==> flow/design.v <==
module INV_IP #(parameter IP_WIDTH = 6) (
    IN_1, IN_2,
    OUT_INV
);
input  [IP_WIDTH-1:0] IN_1, IN_2;
output [IP_WIDTH-1:0] OUT_INV;
parameter LOOP_IDX = 8;
genvar i;
reg [IP_WIDTH-1:0] old_r [0:LOOP_IDX-1];
reg [IP_WIDTH-1:0] r [0:LOOP_IDX-1];
reg [IP_WIDTH-1:0] q [0:LOOP_IDX-1];
reg signed [IP_WIDTH-1:0] old_t [0:LOOP_IDX-1];
reg [3:0] index [1:LOOP_IDX-1];
reg signed [IP_WIDTH-1:0] t [0:LOOP_IDX-1];
generate
for(i=0;i<LOOP_IDX;i=i+1) begin: loop_old_r
    always@(*) begin
        if(i==0) begin
            old_r[0] = (IN_1 > IN_2)? IN_1:IN_2;
        end
        else begin
            old_r[i] = r[i-1];        
        end
    end
end
endgenerate
generate
for(i=0;i<LOOP_IDX;i=i+1) begin: loop_r
    always@(*) begin
        if(i==0) begin
            r[0] = (IN_1 > IN_2)? IN_2:IN_1;
        end
        else begin
            if(r[i-1]!=0)
                r[i] = old_r[i-1] - q[i-1] * r[i-1];
            else
                r[i] = 0;
        end
    end
end
endgenerate
generate
for(i=0;i<LOOP_IDX;i=i+1) begin: loop_q
    always@(*) begin
        if(r[i]!=0)
            q[i] = old_r[i] / r[i];
        else
            q[i] = 0;
    end
end
endgenerate
generate
for(i=0;i<LOOP_IDX;i=i+1) begin: loop_old_t
    always@(*) begin
        if(i==0) begin
            old_t[0] = 0;    
        end
        else begin
            if(r[i-1]!=0) begin
                old_t[i] = t[i-1];
            end
            else
                old_t[i] = 0;
        end
    end
end
endgenerate
generate
for(i=1;i<LOOP_IDX;i=i+1) begin: loop_index
    always@(*) begin
            if(r[i-1]!=0) begin
                index[i] = i;
            end
            else
                index[i] = index[i-1];
    end
end
endgenerate
generate
for(i=0;i<LOOP_IDX;i=i+1) begin: loop_t
    always@(*) begin
        if(i==0) begin
            t[0] = 1;    
        end
        else begin
            if(r[i-1]!=0)
                t[i] = old_t[i-1] - q[i-1] * t[i-1];
            else
                t[i] = 0;
        end
    end
end
endgenerate
assign OUT_INV = (old_t[index[LOOP_IDX-1]][IP_WIDTH-1]==1)? old_t[index[LOOP_IDX-1]]+old_r[0]:old_t[index[LOOP_IDX-1]];
endmodule
module EC_TOP(
    clk, rst_n, in_valid,
    in_Px, in_Py, in_Qx, in_Qy, in_prime, in_a,
    out_valid, out_Rx, out_Ry
);
input clk, rst_n, in_valid;
input [6-1:0] in_Px, in_Py, in_Qx, in_Qy, in_prime, in_a;
output reg out_valid;
output reg [6-1:0] out_Rx, out_Ry;
localparam S_IDLE = 0;
localparam S_IN_DATA = 1;
localparam S_P_ADD = 2;
localparam S_P_DOU = 3;
localparam S_XR_YR = 4;
localparam S_OUT = 5;
parameter IP_WIDTH = 6;
reg [2:0] current_state, next_state;
reg [3:0] cnt_s_p;
reg [2:0] cnt_xr_yr;
reg [5:0] px_reg;
reg [5:0] py_reg;
reg [5:0] qx_reg;
reg [5:0] qy_reg;
reg [5:0] a_reg;
reg [5:0] prime_reg;
wire [5:0] p_sub_xp;
wire [5:0] p_sub_yp;
wire [5:0] p_sub_xq;
wire [5:0] p_sub_xr;
wire [6:0] xq_xp1;
wire [6:0] yq_yp1;
wire [7:0] xr_w;
wire [6:0] xp2_3_a;
reg [5:0] xr_reg ;
reg [5:0] s_reg;
reg [11:0] mod_in;
wire [5:0] mod_out;
reg [IP_WIDTH-1:0]  IN_2;
wire [IP_WIDTH-1:0] OUT_INV;
reg [5:0] yp2_ip;
wire [6:0] xp_xr1;
wire [11:0]mul_out;
reg [5:0] mul_in1, mul_in2;
wire [6:0] s_xp_xr1_yp1;
always@(posedge clk or negedge rst_n) begin
    if(!rst_n)
        current_state <= S_IDLE;
    else
        current_state <= next_state;
end
always@(*) begin
    case (current_state)
        S_IDLE:    next_state = in_valid? S_IN_DATA:S_IDLE;
        S_IN_DATA: next_state = (px_reg==qx_reg && py_reg==qy_reg)? S_P_DOU:S_P_ADD;
        S_P_ADD:   next_state = (cnt_s_p==4)? S_XR_YR:S_P_ADD;
        S_P_DOU:   next_state = (cnt_s_p==8)? S_XR_YR:S_P_DOU;
        S_XR_YR:   next_state = (cnt_xr_yr==6)? S_OUT:S_XR_YR;
        S_OUT:     next_state = S_IDLE;
        default: next_state = S_IDLE;
    endcase
end
always @(posedge clk or negedge rst_n) begin
    if (!rst_n) 
        cnt_s_p <= 0;    
    else begin
        if(current_state==S_P_ADD && cnt_s_p<=3)
            cnt_s_p <= cnt_s_p + 1;
        else if(current_state==S_P_DOU && cnt_s_p<=7)
            cnt_s_p <= cnt_s_p + 1;
        else
            cnt_s_p <= 0;
    end  
end
always @(posedge clk or negedge rst_n) begin
    if (!rst_n) 
        cnt_xr_yr <= 0;    
    else begin
        if(current_state==S_XR_YR && cnt_xr_yr<=5)
            cnt_xr_yr <= cnt_xr_yr + 1;
        else
            cnt_xr_yr <= 0;
    end  
end
always@(posedge clk or negedge rst_n) begin
    if(!rst_n) 
        px_reg <= 0;
    else begin
        if(in_valid)
            px_reg <= in_Px;
    end
end
always@(posedge clk or negedge rst_n) begin
    if(!rst_n) 
        py_reg <= 0;
    else begin
        if(in_valid)
            py_reg <= in_Py;
    end
end
always@(posedge clk or negedge rst_n) begin
    if(!rst_n) 
        qx_reg <= 0;
    else begin
        if(in_valid)
            qx_reg <= in_Qx;
    end
end
always@(posedge clk or negedge rst_n) begin
    if(!rst_n) 
        qy_reg <= 0;
    else begin
        if(in_valid)
            qy_reg <= in_Qy;
    end
end
always@(posedge clk or negedge rst_n) begin
    if(!rst_n) 
        a_reg <= 0;
    else begin
        if(in_valid)
            a_reg <= in_a;
    end
end
always@(posedge clk or negedge rst_n) begin
    if(!rst_n) 
        prime_reg <= 2;
    else begin
        if(in_valid)
            prime_reg <= in_prime;
    end
end
assign p_sub_xp = prime_reg - px_reg;
assign p_sub_yp = prime_reg - py_reg;
assign p_sub_xq = prime_reg - qx_reg;
assign p_sub_xr = prime_reg - mod_out;
assign xq_xp1 = qx_reg + p_sub_xp;    
assign yq_yp1 = qy_reg + p_sub_yp;    
assign xr_w = mod_out + p_sub_xp + p_sub_xq;  
assign xp_xr1 = px_reg + p_sub_xr;
assign s_xp_xr1_yp1 = mod_out + p_sub_yp;
assign xp2_3_a = mod_out + a_reg;
always@(posedge clk or negedge rst_n) begin
    if(!rst_n)
        s_reg <= 0;
    else begin
        if(current_state==S_P_ADD && cnt_s_p==4 || current_state==S_P_DOU && cnt_s_p==8)
            s_reg <= mod_out;
    end
end
always @(posedge clk or negedge rst_n) begin
    if (!rst_n) begin
       xr_reg <= 0;
    end
    else begin
        if(cnt_xr_yr==2) 
            xr_reg <= mod_out;
    end
end
always @(posedge clk or negedge rst_n) begin
    if(!rst_n)
        mod_in <= 0;
    else begin
        if(current_state==S_P_ADD) begin
            case(cnt_s_p)
                'd0: mod_in <= xq_xp1;
                'd1: mod_in <= yq_yp1;
                'd3: mod_in <= mul_out;
            endcase
        end
        else if(current_state==S_P_DOU) begin
            case(cnt_s_p)
                'd0: mod_in <= {py_reg, 1'b0};
                'd2: mod_in <= mul_out;
                'd4: mod_in <= mul_out;
                'd5: mod_in <= xp2_3_a;
                'd7: mod_in <= mul_out;
            endcase
        end
        else if(current_state==S_XR_YR) begin
             case(cnt_xr_yr)
                'd0: mod_in <= mul_out;
                'd1: mod_in <= xr_w;
                'd2: mod_in <= xp_xr1;
                'd4: mod_in <= mul_out;
                'd5: mod_in <= s_xp_xr1_yp1;
            endcase
        end
    end
end
assign mod_out = mod_in % prime_reg;
always@(posedge clk or negedge rst_n) begin
    if(!rst_n)
        IN_2 <= 0;
    else begin
        if((current_state==S_P_ADD || current_state==S_P_DOU) && cnt_s_p==1) begin
            IN_2 <= mod_out;
        end
    end
end
INV_IP #(.IP_WIDTH(IP_WIDTH)) I_INV_IP ( .IN_1(prime_reg), .IN_2(IN_2), . OUT_INV(OUT_INV));
always@(posedge clk or negedge rst_n) begin
    if(!rst_n) 
        yp2_ip <= 0;
    else begin
        if(current_state==S_P_DOU && cnt_s_p==2)
            yp2_ip <= OUT_INV;
    end
end
always @(posedge clk or negedge rst_n) begin
    if(!rst_n)
        mul_in1 <= 0;
    else begin
         if(current_state==S_P_ADD) begin
            case(cnt_s_p)
                'd2: mul_in1 <= mod_out;
                'd4: mul_in1 <= mod_out;
            endcase
        end
        else if(current_state==S_P_DOU) begin
            case(cnt_s_p)
                'd1: mul_in1 <= px_reg;
                'd3: mul_in1 <= 3;
                'd6: mul_in1 <= mod_out;
                'd8: mul_in1 <= mod_out;
            endcase
        end
        else if(current_state==S_XR_YR) begin
            case(cnt_xr_yr)
                'd3: mul_in1 <= s_reg;
            endcase
        end
    end
end
always @(posedge clk or negedge rst_n) begin
    if(!rst_n)
        mul_in2 <= 0;
    else begin
         if(current_state==S_P_ADD) begin
            case(cnt_s_p)
                'd2: mul_in2 <= OUT_INV;
                'd4: mul_in2 <= mod_out;
            endcase
        end
        else if(current_state==S_P_DOU) begin
            case(cnt_s_p)
                'd1: mul_in2 <= px_reg;
                'd3: mul_in2 <= mod_out;
                'd6: mul_in2 <= yp2_ip;
                'd8: mul_in2 <= mod_out;
            endcase
        end
        else if(current_state==S_XR_YR) begin
            case(cnt_xr_yr)
                'd3: mul_in2 <= mod_out;
            endcase
        end
    end
end
assign mul_out = mul_in1 * mul_in2;
always @(posedge clk or negedge rst_n) begin
    if(!rst_n)
        out_valid <= 0;
    else begin
        if(cnt_xr_yr==6)
            out_valid <= 1;
        else
            out_valid <= 0;
    end
end
always @(posedge clk or negedge rst_n) begin
    if(!rst_n)
        out_Rx <= 0;
    else begin
        if(cnt_xr_yr==6)
            out_Rx <= xr_reg;
        else
            out_Rx <= 0;
    end
end
always @(posedge clk or negedge rst_n) begin
    if(!rst_n)
        out_Ry <= 0;
    else begin
        if(cnt_xr_yr==6)
            out_Ry <= mod_out;
        else
            out_Ry <= 0;
    end
end
endmodule
# Step by step through the tools: EC_TOP
# Each step is given for the RTL above and for the edited RTL.
# Lines under "orig" count in the file above, lines under "edited" in the edited file.
# "delta" is "edited" less "orig", of the values as shown; "change_rel_pct" is that difference over "orig", in percent.
# Operators carry their Yosys type and port widths (W data, S select, Z words).
# Cell names lack the library's common part.
# Not given: n/a
[design]
design = "EC_TOP"
clock = "clk"
lib = "sky130hd"
lib_corner = "tt_025C_1v80"

# Edit of the RTL
# The edit as a unified diff against the file above.
# A script made this edit. It changes what the design does and was not meant as an optimisation.
# begin of diff
@@ -293,5 +293,8 @@
     end
 end
-INV_IP #(.IP_WIDTH(IP_WIDTH)) I_INV_IP ( .IN_1(prime_reg), .IN_2(IN_2), . OUT_INV(OUT_INV));
+wire [IP_WIDTH-1:0] OUT_INV_m, OUT_INV_s;
+INV_IP #(.IP_WIDTH(IP_WIDTH)) I_INV_IP ( .IN_1(prime_reg), .IN_2(IN_2), . OUT_INV(OUT_INV_m));
+INV_IP #(.IP_WIDTH(IP_WIDTH)) I_INV_IP_alt (.IN_1(~prime_reg), .IN_2(IN_2), .OUT_INV(OUT_INV_s));
+assign OUT_INV = OUT_INV_m ^ OUT_INV_s;
 always@(posedge clk or negedge rst_n) begin
     if(!rst_n) 
# end of diff

# After elaboration
# Counts by Yosys on the flattened word-level netlist (proc, flatten, opt, wreduce). Print and check cells are left out.
[bits]
columns = ["element", "orig", "edited", "delta", "change_rel_pct"]
rows = [
  ["wordCells", 199, 283, 84, 42.21],
  ["register_bits", 107, 107, 0, 0.00],
  ["output_inout_bits", 13, 13, 0, 0.00],
  ["in_bits", 39, 39, 0, 0.00],
]
[classes]
columns = ["element", "orig", "edited", "delta", "change_rel_pct"]
rows = [
  ["n_div", 7, 13, 6, 85.71],
  ["logic", 0, 2, 2, "n/a"],
  ["n_reduce_logical", 32, 40, 8, 25.00],
  ["eq_ne", 33, 40, 7, 21.21],
  ["n_addsub", 26, 39, 13, 50.00],
  ["multipliers", 12, 23, 11, 91.67],
  ["muxes", 66, 102, 36, 54.55],
  ["n_cmp", 4, 5, 1, 25.00],
]
[op_table]
columns = ["operator", "orig", "edited", "delta", "change_rel_pct"]
rows = [
  ["$mux W6", 38, 65, 27, 71.05],
  ["$mul A6 B6 Y6", 11, 22, 11, 100.00],
  ["$sub A6 B6 Y6", 14, 24, 10, 71.43],
  ["$mux W3", 10, 17, 7, 70.00],
  ["$reduce_bool A6 Y1", 8, 15, 7, 87.50],
  ["$div A6 B6 Y6", 6, 12, 6, 100.00],
  ["$eq A3 B3 Y1 const B", 8, 12, 4, 50.00],
  ["$eq A3 B2 Y1 const B", 6, 8, 2, 33.33],
  ["$mux W1", 5, 6, 1, 20.00],
  ["$eq A3 B1 Y1 const B", 3, 4, 1, 33.33],
  ["$logic_not A3 Y1", 3, 4, 1, 33.33],
  ["$add A6 B6 Y6", 1, 2, 1, 100.00],
  ["$gt A6 B6 Y1", 1, 2, 1, 100.00],
  ["$pmux W6 S8", 1, 2, 1, 100.00],
  ["$sub A1 B6 Y6", 1, 2, 1, 100.00],
  ["$sub A1 B6 Y6 const A", 1, 2, 1, 100.00],
  ["$not A6 Y6", 0, 1, 1, "n/a"],
  ["$xor A6 B6 Y6", 0, 1, 1, "n/a"],
]
# Operator kinds equal on both sides are left out: 32.

# Depth
# Longest topological path by Yosys (ltp), each cell counted once; first at word level (registers and memories cut), then after technology mapping (sequential cells cut; the memories' decode and read muxes count).
[depth]
columns = ["element", "orig", "edited", "delta", "change_rel_pct"]
rows = [
  ["word_depth", 40, 42, 2, 5.00],
  ["abc_area", "0", "0", "n/a", "n/a"],
  ["ltp_mapped", 359, 350, -9, -2.51],
  ["depth_no_buf", 339, 334, -5, -1.47],
]

# After synthesis
# The flow's flattened synthesis, as Yosys stat reports it; memories are mapped. The netlist is that of the ABC_AREA named above (0 if unset); the other value can give another one.
[mapped]
columns = ["element", "orig", "edited", "delta", "change_rel_pct"]
rows = [
  ["n_buf", 94, 145, 51, 54.26],
  ["flip_flops", 110, 110, 0, 0.00],
  ["mapped_area_um2", 24641.1, 38117.8, 13476.7, 54.69],
  ["cells", 3098, 4953, 1855, 59.88],
  ["seq_area_um2", 2755.1, 2755.1, 0.0, 0.00],
]
[types]
columns = ["cell_type", "orig", "edited", "delta", "change_rel_pct"]
rows = [
  ["ha_1", 416, 689, 273, 65.62],
  ["nor2_1", 299, 547, 248, 82.94],
  ["nand2_1", 234, 428, 194, 82.91],
  ["inv_1", 292, 483, 191, 65.41],
  ["xnor2_1", 151, 285, 134, 88.74],
  ["a21oi_1", 190, 290, 100, 52.63],
  ["o21ai_0", 153, 229, 76, 49.67],
  ["fa_1", 109, 184, 75, 68.81],
  ["xor2_1", 87, 145, 58, 66.67],
  ["nor3_1", 109, 166, 57, 52.29],
  ["o31ai_1", 25, 67, 42, 168.00],
  ["a21o_1", 86, 125, 39, 45.35],
  ["clkbuf_1", 82, 119, 37, 45.12],
  ["mux2i_1", 51, 87, 36, 70.59],
  ["nand3_1", 33, 69, 36, 109.09],
  ["o21a_1", 91, 125, 34, 37.36],
  ["nand2b_1", 61, 88, 27, 44.26],
  ["and2_1", 31, 50, 19, 61.29],
]
# Cell types equal on both sides are left out: 13.
# The list need not be complete.
# By module: a second synthesis without flattening, with its own total; a netlist apart from the flattened one above.
[unflattened]
columns = ["element", "orig", "edited", "delta", "change_rel_pct"]
rows = [
  ["cells_unflattened", 3256, 5309, 2053, 63.05],
  ["area_unflattened_um2", 25717.2, 40267.4, 14550.2, 56.58],
]
# Each row is one instance without its submodules.
[by_module_orig]
columns = ["module", "n_inst", "mod_area_um2", "cells", "mod_seq_area_um2"]
rows = [
  ["INV_IP #(IP_WIDTH=6)", 1, 13850.8, 1864, 0.0],
  ["EC_TOP", 1, 11866.4, 1392, 2755.1],
]
[by_module_edited]
columns = ["module", "n_inst", "mod_area_um2", "cells", "mod_seq_area_um2"]
rows = [
  ["INV_IP #(IP_WIDTH=6)", 2, 14192.4, 1943, 0.0],
  ["EC_TOP", 1, 11882.6, 1423, 2755.1],
]

# Worst setup path after synthesis
# Source: OpenSTA report_checks on the synthesized netlist (no wires, ideal clock, input and output delay 20% of the period each), path of least setup slack; recovery checks are left aside. Register names are those of the netlist, which keeps one name where synthesis merged equal registers.
[synth_timing]
columns = ["element", "orig", "edited", "delta", "change_rel_pct"]
rows = [
  ["kind", "reg-to-reg", "reg-to-reg", "n/a", "n/a"],
  ["startpoint", "reg prime_reg[0]", "reg prime_reg[0]", "n/a", "n/a"],
  ["endpoint", "reg mul_in2[5]", "reg mul_in2[5]", "n/a", "n/a"],
  ["slack_ns", 10.134, 11.190, 1.056, "n/a"],
  ["n_path_buf", 22, 16, -6, -27.27],
  ["setup_time_ns", 0.121, 0.078, -0.043, "n/a"],
  ["period_ns", 77.0, 77.0, 0.0, 0.00],
  ["required_ns", 76.879, 76.922, 0.043, 0.06],
  ["launch_ns", 0.000, 0.000, 0.000, "n/a"],
  ["delay_ns", 66.865, 65.810, -1.055, -1.58],
  ["arrival_time_ns", 66.744, 65.732, -1.012, -1.52],
  ["driving_pins", 339, 336, -3, -0.88],
  ["period_less_setup_slack_ns", 66.866, 65.81, -1.056, -1.58],
]
# "delay_ns" = arrival - input delay + setup time.
# "driving_pins" counts driving pins, that of a launching flip-flop among them; a cell with two outputs on the path counts twice.
# "period_less_setup_slack_ns" = period - worst setup slack (recovery checks aside). The figure is calculated, with input and output delays left at 20% of the set period.
# The rows between start and end are the longest chain of elaborated cells between them; the timing report does not say that the signal goes this way. Where chains are equally long, one stands for them.
# A line is the first line of the expression or statement that the cell stems from. Yosys adds cells for indexed reads and writes and turns some case tables into memories.
# At most two assigning lines are given for a register; there are more.
[synth_via_orig]
cell_sequence = "dfrtp_1 -> clkbuf_1 -> clkinv_1 -> ha_1 -> nor2b_1 -> o2111ai_2 -> a31oi_2 -> buf_2 -> clkbuf_1 -> clkbuf_1 -> nor2_1 -> a21oi_1 -> ha_1 -> o21a_1 -> nor2_1 -> nor2_1 -> nor2_1 -> a21oi_1 -> [... 303 more ...] -> ha_1 -> o41a_1 -> xnor3_1 -> xnor2_1 -> and3_1 -> o2111ai_2 -> buf_6 -> mux2i_1 -> a21oi_1 -> inv_1 -> ha_1 -> a21o_1 -> a21oi_1 -> o21bai_1 -> a21oi_1 -> xor2_1 -> nor3b_1 -> o22a_1"
elab_chain_len = 40
cone_cells = 89
cone_classes = "13 x add/sub; 11 x mul; 7 x div; 1 x compare; 7 x eq/ne; 42 x mux; 8 x reduce/logical"
[synth_rtl_orig]
columns = ["element", "line", "source"]
rows = [
  ["start, declared", 120, "reg [5:0] prime_reg;"],
  ["start, assigned", 221, "prime_reg <= 2;"],
  ["start, assigned", 224, "prime_reg <= in_prime;"],
  ["$gt A6 B6 Y1", 19, "old_r[0] = (IN_1 > IN_2)? IN_1:IN_2;"],
  ["$mux W6", 19, ""],
  ["$div A6 B6 Y6", 46, "q[i] = old_r[i] / r[i];"],
  ["$mux W6", 45, "if(r[i]!=0)"],
  ["$mul A6 B6 Y6", 35, "r[i] = old_r[i-1] - q[i-1] * r[i-1];"],
  ["$sub A6 B6 Y6", 35, ""],
  ["$mux W6", 34, "if(r[i-1]!=0)"],
  ["[... 26 more ...]", "n/a", ""],
  ["$mux W3", 71, "if(r[i-1]!=0) begin"],
  ["$eq A3 B3 Y1", 94, "assign OUT_INV = (old_t[index[LOOP_IDX-1]][IP_WIDTH-1]==1)? old_t[index[LOOP_IDX-1]]+old_r[0]:old_t[index[LOOP ..."],
  ["$pmux W6 S8", 94, ""],
  ["$add A6 B6 Y6", 94, ""],
  ["$mux W6", 94, ""],
  ["$pmux W6 S2", 334, "case(cnt_s_p)"],
  ["$mux W6", 333, "if(current_state==S_P_ADD) begin"],
  ["end, assigned", 336, "'d4: mul_in2 <= mod_out;"],
  ["end, assigned", 341, "'d1: mul_in2 <= px_reg;"],
  ["end, declared", 138, "reg [5:0] mul_in1, mul_in2;"],
]
[synth_via_edited]
cell_sequence = "dfrtp_1 -> clkbuf_1 -> clkinv_1 -> ha_1 -> nor2b_1 -> and2_1 -> buf_2 -> a21oi_4 -> clkbuf_1 -> mux2i_1 -> ha_1 -> o21a_1 -> nor2_1 -> nor2_1 -> nor2_1 -> a21oi_1 -> ha_1 -> nand2_1 -> [... 300 more ...] -> ha_1 -> a21oi_1 -> xnor2_1 -> xnor2_1 -> mux2i_2 -> mux2i_1 -> a221oi_1 -> inv_1 -> ha_1 -> a21o_1 -> a21oi_1 -> o21bai_1 -> a21oi_1 -> xnor2_1 -> and2_1 -> nor3_1 -> o21ai_1 -> a21oi_1"
elab_chain_len = 42
cone_cells = 173
cone_classes = "26 x add/sub; 22 x mul; 13 x div; 2 x compare; 14 x eq/ne; 78 x mux; 2 x logic; 16 x reduce/logical"
[synth_rtl_edited]
columns = ["element", "line", "source"]
rows = [
  ["start, declared", 120, "reg [5:0] prime_reg;"],
  ["start, assigned", 221, "prime_reg <= 2;"],
  ["start, assigned", 224, "prime_reg <= in_prime;"],
  ["$not A6 Y6", 297, "INV_IP #(.IP_WIDTH(IP_WIDTH)) I_INV_IP_alt (.IN_1(~prime_reg), .IN_2(IN_2), .OUT_INV(OUT_INV_s));"],
  ["$gt A6 B6 Y1", 19, "old_r[0] = (IN_1 > IN_2)? IN_1:IN_2;"],
  ["$mux W6", 19, ""],
  ["$div A6 B6 Y6", 46, "q[i] = old_r[i] / r[i];"],
  ["$mux W6", 45, "if(r[i]!=0)"],
  ["$mul A6 B6 Y6", 35, "r[i] = old_r[i-1] - q[i-1] * r[i-1];"],
  ["$sub A6 B6 Y6", 35, ""],
  ["[... 28 more ...]", "n/a", ""],
  ["$eq A3 B3 Y1", 94, "assign OUT_INV = (old_t[index[LOOP_IDX-1]][IP_WIDTH-1]==1)? old_t[index[LOOP_IDX-1]]+old_r[0]:old_t[index[LOOP ..."],
  ["$pmux W6 S8", 94, ""],
  ["$add A6 B6 Y6", 94, ""],
  ["$mux W6", 94, ""],
  ["$xor A6 B6 Y6", 298, "assign OUT_INV = OUT_INV_m ^ OUT_INV_s;"],
  ["$pmux W6 S2", 337, "case(cnt_s_p)"],
  ["$mux W6", 336, "if(current_state==S_P_ADD) begin"],
  ["end, assigned", 339, "'d4: mul_in2 <= mod_out;"],
  ["end, assigned", 344, "'d1: mul_in2 <= px_reg;"],
  ["end, declared", 138, "reg [5:0] mul_in1, mul_in2;"],
]

# Timing after layout
# Path of least setup slack in the final report of the runs of pair 1 (OpenROAD, finished layout, wires in). Where an end is a register, its clock arrival counts in the times.
[layout_timing]
columns = ["element", "orig", "edited", "delta", "change_rel_pct"]
rows = [
  ["kind", "reg-to-reg", "reg-to-reg", "n/a", "n/a"],
  ["startpoint", "reg IN_2[5]", "reg prime_reg[0]", "n/a", "n/a"],
  ["endpoint", "reg mul_in2[5]", "reg yp2_ip[5]", "n/a", "n/a"],
  ["driving_pins", 334, 328, -6, -1.80],
  ["setup_time_ns", 0.11, 0.13, 0.02, "n/a"],
  ["period_ns", 72.4, 72.4, 0.0, 0.00],
  ["required_ns", 72.66, 72.64, -0.02, -0.03],
  ["arrival_time_ns", 67.66, 67.36, -0.30, -0.44],
  ["n_path_buf", 9, 6, -3, -33.33],
  ["launch_ns", 0.37, 0.36, -0.01, -2.70],
  ["slack_ns", 5.01, 5.28, 0.27, "n/a"],
]
# The rows between start and end are the longest chain of elaborated cells between them; the timing report does not say that the signal goes this way. Where chains are equally long, one stands for them.
# At most two assigning lines are given for a register; there are more.
[layout_via_orig]
cell_sequence = "dfrtp_1 -> inv_1 -> ha_1 -> and2_2 -> o2111ai_4 -> a31oi_4 -> buf_4 -> nor2_1 -> a21oi_1 -> buf_4 -> ha_1 -> o21a_1 -> nor2_1 -> nor2_1 -> nor2_1 -> a21oi_1 -> ha_1 -> nand2_1 -> [... 298 more ...] -> fa_1 -> ha_1 -> o41a_1 -> xnor3_1 -> xnor2_1 -> and3_1 -> o2111ai_4 -> mux2i_1 -> a21oi_1 -> inv_1 -> ha_1 -> a21o_1 -> a21oi_1 -> o21bai_1 -> a21oi_1 -> xor2_1 -> nor3b_1 -> o22a_1"
elab_chain_len = 40
cone_cells = 84
cone_classes = "13 x add/sub; 11 x mul; 6 x div; 1 x compare; 7 x eq/ne; 38 x mux; 8 x reduce/logical"
[layout_rtl_orig]
columns = ["element", "line", "source"]
rows = [
  ["start, declared", 133, "reg [IP_WIDTH-1:0]  IN_2;"],
  ["start, assigned", 288, "IN_2 <= 0;"],
  ["start, assigned", 291, "IN_2 <= mod_out;"],
  ["$gt A6 B6 Y1", 19, "old_r[0] = (IN_1 > IN_2)? IN_1:IN_2;"],
  ["$mux W6", 19, ""],
  ["$div A6 B6 Y6", 46, "q[i] = old_r[i] / r[i];"],
  ["$mux W6", 45, "if(r[i]!=0)"],
  ["$mul A6 B6 Y6", 35, "r[i] = old_r[i-1] - q[i-1] * r[i-1];"],
  ["$sub A6 B6 Y6", 35, ""],
  ["$mux W6", 34, "if(r[i-1]!=0)"],
  ["[... 26 more ...]", "n/a", ""],
  ["$mux W3", 71, "if(r[i-1]!=0) begin"],
  ["$eq A3 B3 Y1", 94, "assign OUT_INV = (old_t[index[LOOP_IDX-1]][IP_WIDTH-1]==1)? old_t[index[LOOP_IDX-1]]+old_r[0]:old_t[index[LOOP ..."],
  ["$pmux W6 S8", 94, ""],
  ["$add A6 B6 Y6", 94, ""],
  ["$mux W6", 94, ""],
  ["$pmux W6 S2", 334, "case(cnt_s_p)"],
  ["$mux W6", 333, "if(current_state==S_P_ADD) begin"],
  ["end, assigned", 336, "'d4: mul_in2 <= mod_out;"],
  ["end, assigned", 341, "'d1: mul_in2 <= px_reg;"],
  ["end, declared", 138, "reg [5:0] mul_in1, mul_in2;"],
]
[layout_via_edited]
cell_sequence = "dfrtp_1 -> buf_6 -> clkinv_1 -> ha_1 -> and4b_1 -> and2_4 -> nor2_1 -> or4_1 -> o21ai_0 -> a21oi_1 -> ha_1 -> o21a_1 -> o21ai_4 -> mux2i_1 -> ha_1 -> o21a_1 -> nand4_1 -> o311a_1 -> [... 292 more ...] -> fa_1 -> ha_1 -> o41a_1 -> xnor2_1 -> and3_1 -> o2111ai_4 -> mux2i_1 -> a211oi_4 -> inv_1 -> ha_1 -> a21o_1 -> a21oi_1 -> o21bai_1 -> a21oi_1 -> xor2_2 -> nor3_1 -> nor2_1 -> a21oi_1"
elab_chain_len = 40
cone_cells = 166
cone_classes = "26 x add/sub; 22 x mul; 12 x div; 2 x compare; 14 x eq/ne; 72 x mux; 2 x logic; 16 x reduce/logical"
[layout_rtl_edited]
columns = ["element", "line", "source"]
rows = [
  ["start, declared", 120, "reg [5:0] prime_reg;"],
  ["start, assigned", 221, "prime_reg <= 2;"],
  ["start, assigned", 224, "prime_reg <= in_prime;"],
  ["$not A6 Y6", 297, "INV_IP #(.IP_WIDTH(IP_WIDTH)) I_INV_IP_alt (.IN_1(~prime_reg), .IN_2(IN_2), .OUT_INV(OUT_INV_s));"],
  ["$gt A6 B6 Y1", 19, "old_r[0] = (IN_1 > IN_2)? IN_1:IN_2;"],
  ["$mux W6", 19, ""],
  ["$div A6 B6 Y6", 46, "q[i] = old_r[i] / r[i];"],
  ["$mux W6", 45, "if(r[i]!=0)"],
  ["$mul A6 B6 Y6", 35, "r[i] = old_r[i-1] - q[i-1] * r[i-1];"],
  ["$sub A6 B6 Y6", 35, ""],
  ["[... 26 more ...]", "n/a", ""],
  ["$reduce_bool A6 Y1", 71, "if(r[i-1]!=0) begin"],
  ["$mux W3", 71, ""],
  ["$eq A3 B3 Y1", 94, "assign OUT_INV = (old_t[index[LOOP_IDX-1]][IP_WIDTH-1]==1)? old_t[index[LOOP_IDX-1]]+old_r[0]:old_t[index[LOOP ..."],
  ["$pmux W6 S8", 94, ""],
  ["$add A6 B6 Y6", 94, ""],
  ["$mux W6", 94, ""],
  ["$xor A6 B6 Y6", 298, "assign OUT_INV = OUT_INV_m ^ OUT_INV_s;"],
  ["end, assigned", 301, "yp2_ip <= 0;"],
  ["end, assigned", 304, "yp2_ip <= OUT_INV;"],
  ["end, declared", 135, "reg [5:0] yp2_ip;"],
]

# Measured runs
# Runs of the flow (Yosys, OpenROAD) on both versions; the two runs of a pair have the same settings. The constraints put input and output delay at 20% of the set period each and load the outputs with 0.01 pF.
[flow_settings_pair_1]
period_ns = 72.4
CAP_MARGIN = 20
CORE_MARGIN = 2
CORE_UTILIZATION = 40
SLEW_MARGIN = 20
[results_pair_1]
columns = ["element", "orig", "edited", "delta", "change_rel_pct"]
rows = [
  ["finalUtil_pct", 44.1, 43.7, -0.4, "n/a"],
  ["stdcell_area_um2", 26711.9, 41372.2, 14660.3, 54.88],
  ["period_less_ws_ns", 67.395, 67.121, -0.274, -0.41],
  ["die_area_um2", 63604.8, 97781.3, 34176.5, 53.73],
  ["synthesis_area_um2", 24641.1, 38117.8, 13476.7, 54.69],
  ["fin_ws_ns", 5.005, 5.279, 0.274, "n/a"],
  ["ws_hold_ns", 0.438, 0.439, 0.001, "n/a"],
  ["total_negative_slack_ns", 0.000, 0.000, 0.000, "n/a"],
]
[flow_settings_pair_2]
CAP_MARGIN = 40
CORE_MARGIN = 3
CORE_UTILIZATION = 43
CTS_CLUSTER_SIZE = 55
GPL_TIMING_DRIVEN = 0
HOLD_SLACK_MARGIN = 0.2
SETUP_SLACK_MARGIN = 5.0
SLEW_MARGIN = 0
TNS_END_PERCENT = 5
period_ns = 42.2
[results_pair_2]
columns = ["element", "orig", "edited", "delta", "change_rel_pct"]
rows = [
  ["finalUtil_pct", 55.2, 54.5, -0.7, "n/a"],
  ["stdcell_area_um2", 31186.2, 47560.6, 16374.4, 52.51],
  ["period_less_ws_ns", 63.512, 61.436, -2.076, -3.27],
  ["die_area_um2", 60213.8, 92255.0, 32041.2, 53.21],
  ["synthesis_area_um2", 24641.1, 38117.8, 13476.7, 54.69],
  ["fin_ws_ns", -21.312, -19.236, 2.076, "n/a"],
  ["ws_hold_ns", 0.443, 0.433, -0.010, "n/a"],
  ["total_negative_slack_ns", -253.055, -228.907, 24.148, "n/a"],
]
# "period_less_ws_ns" = clock period - worst setup slack. The figure is calculated, with input and output delays left at 20% of the set period.
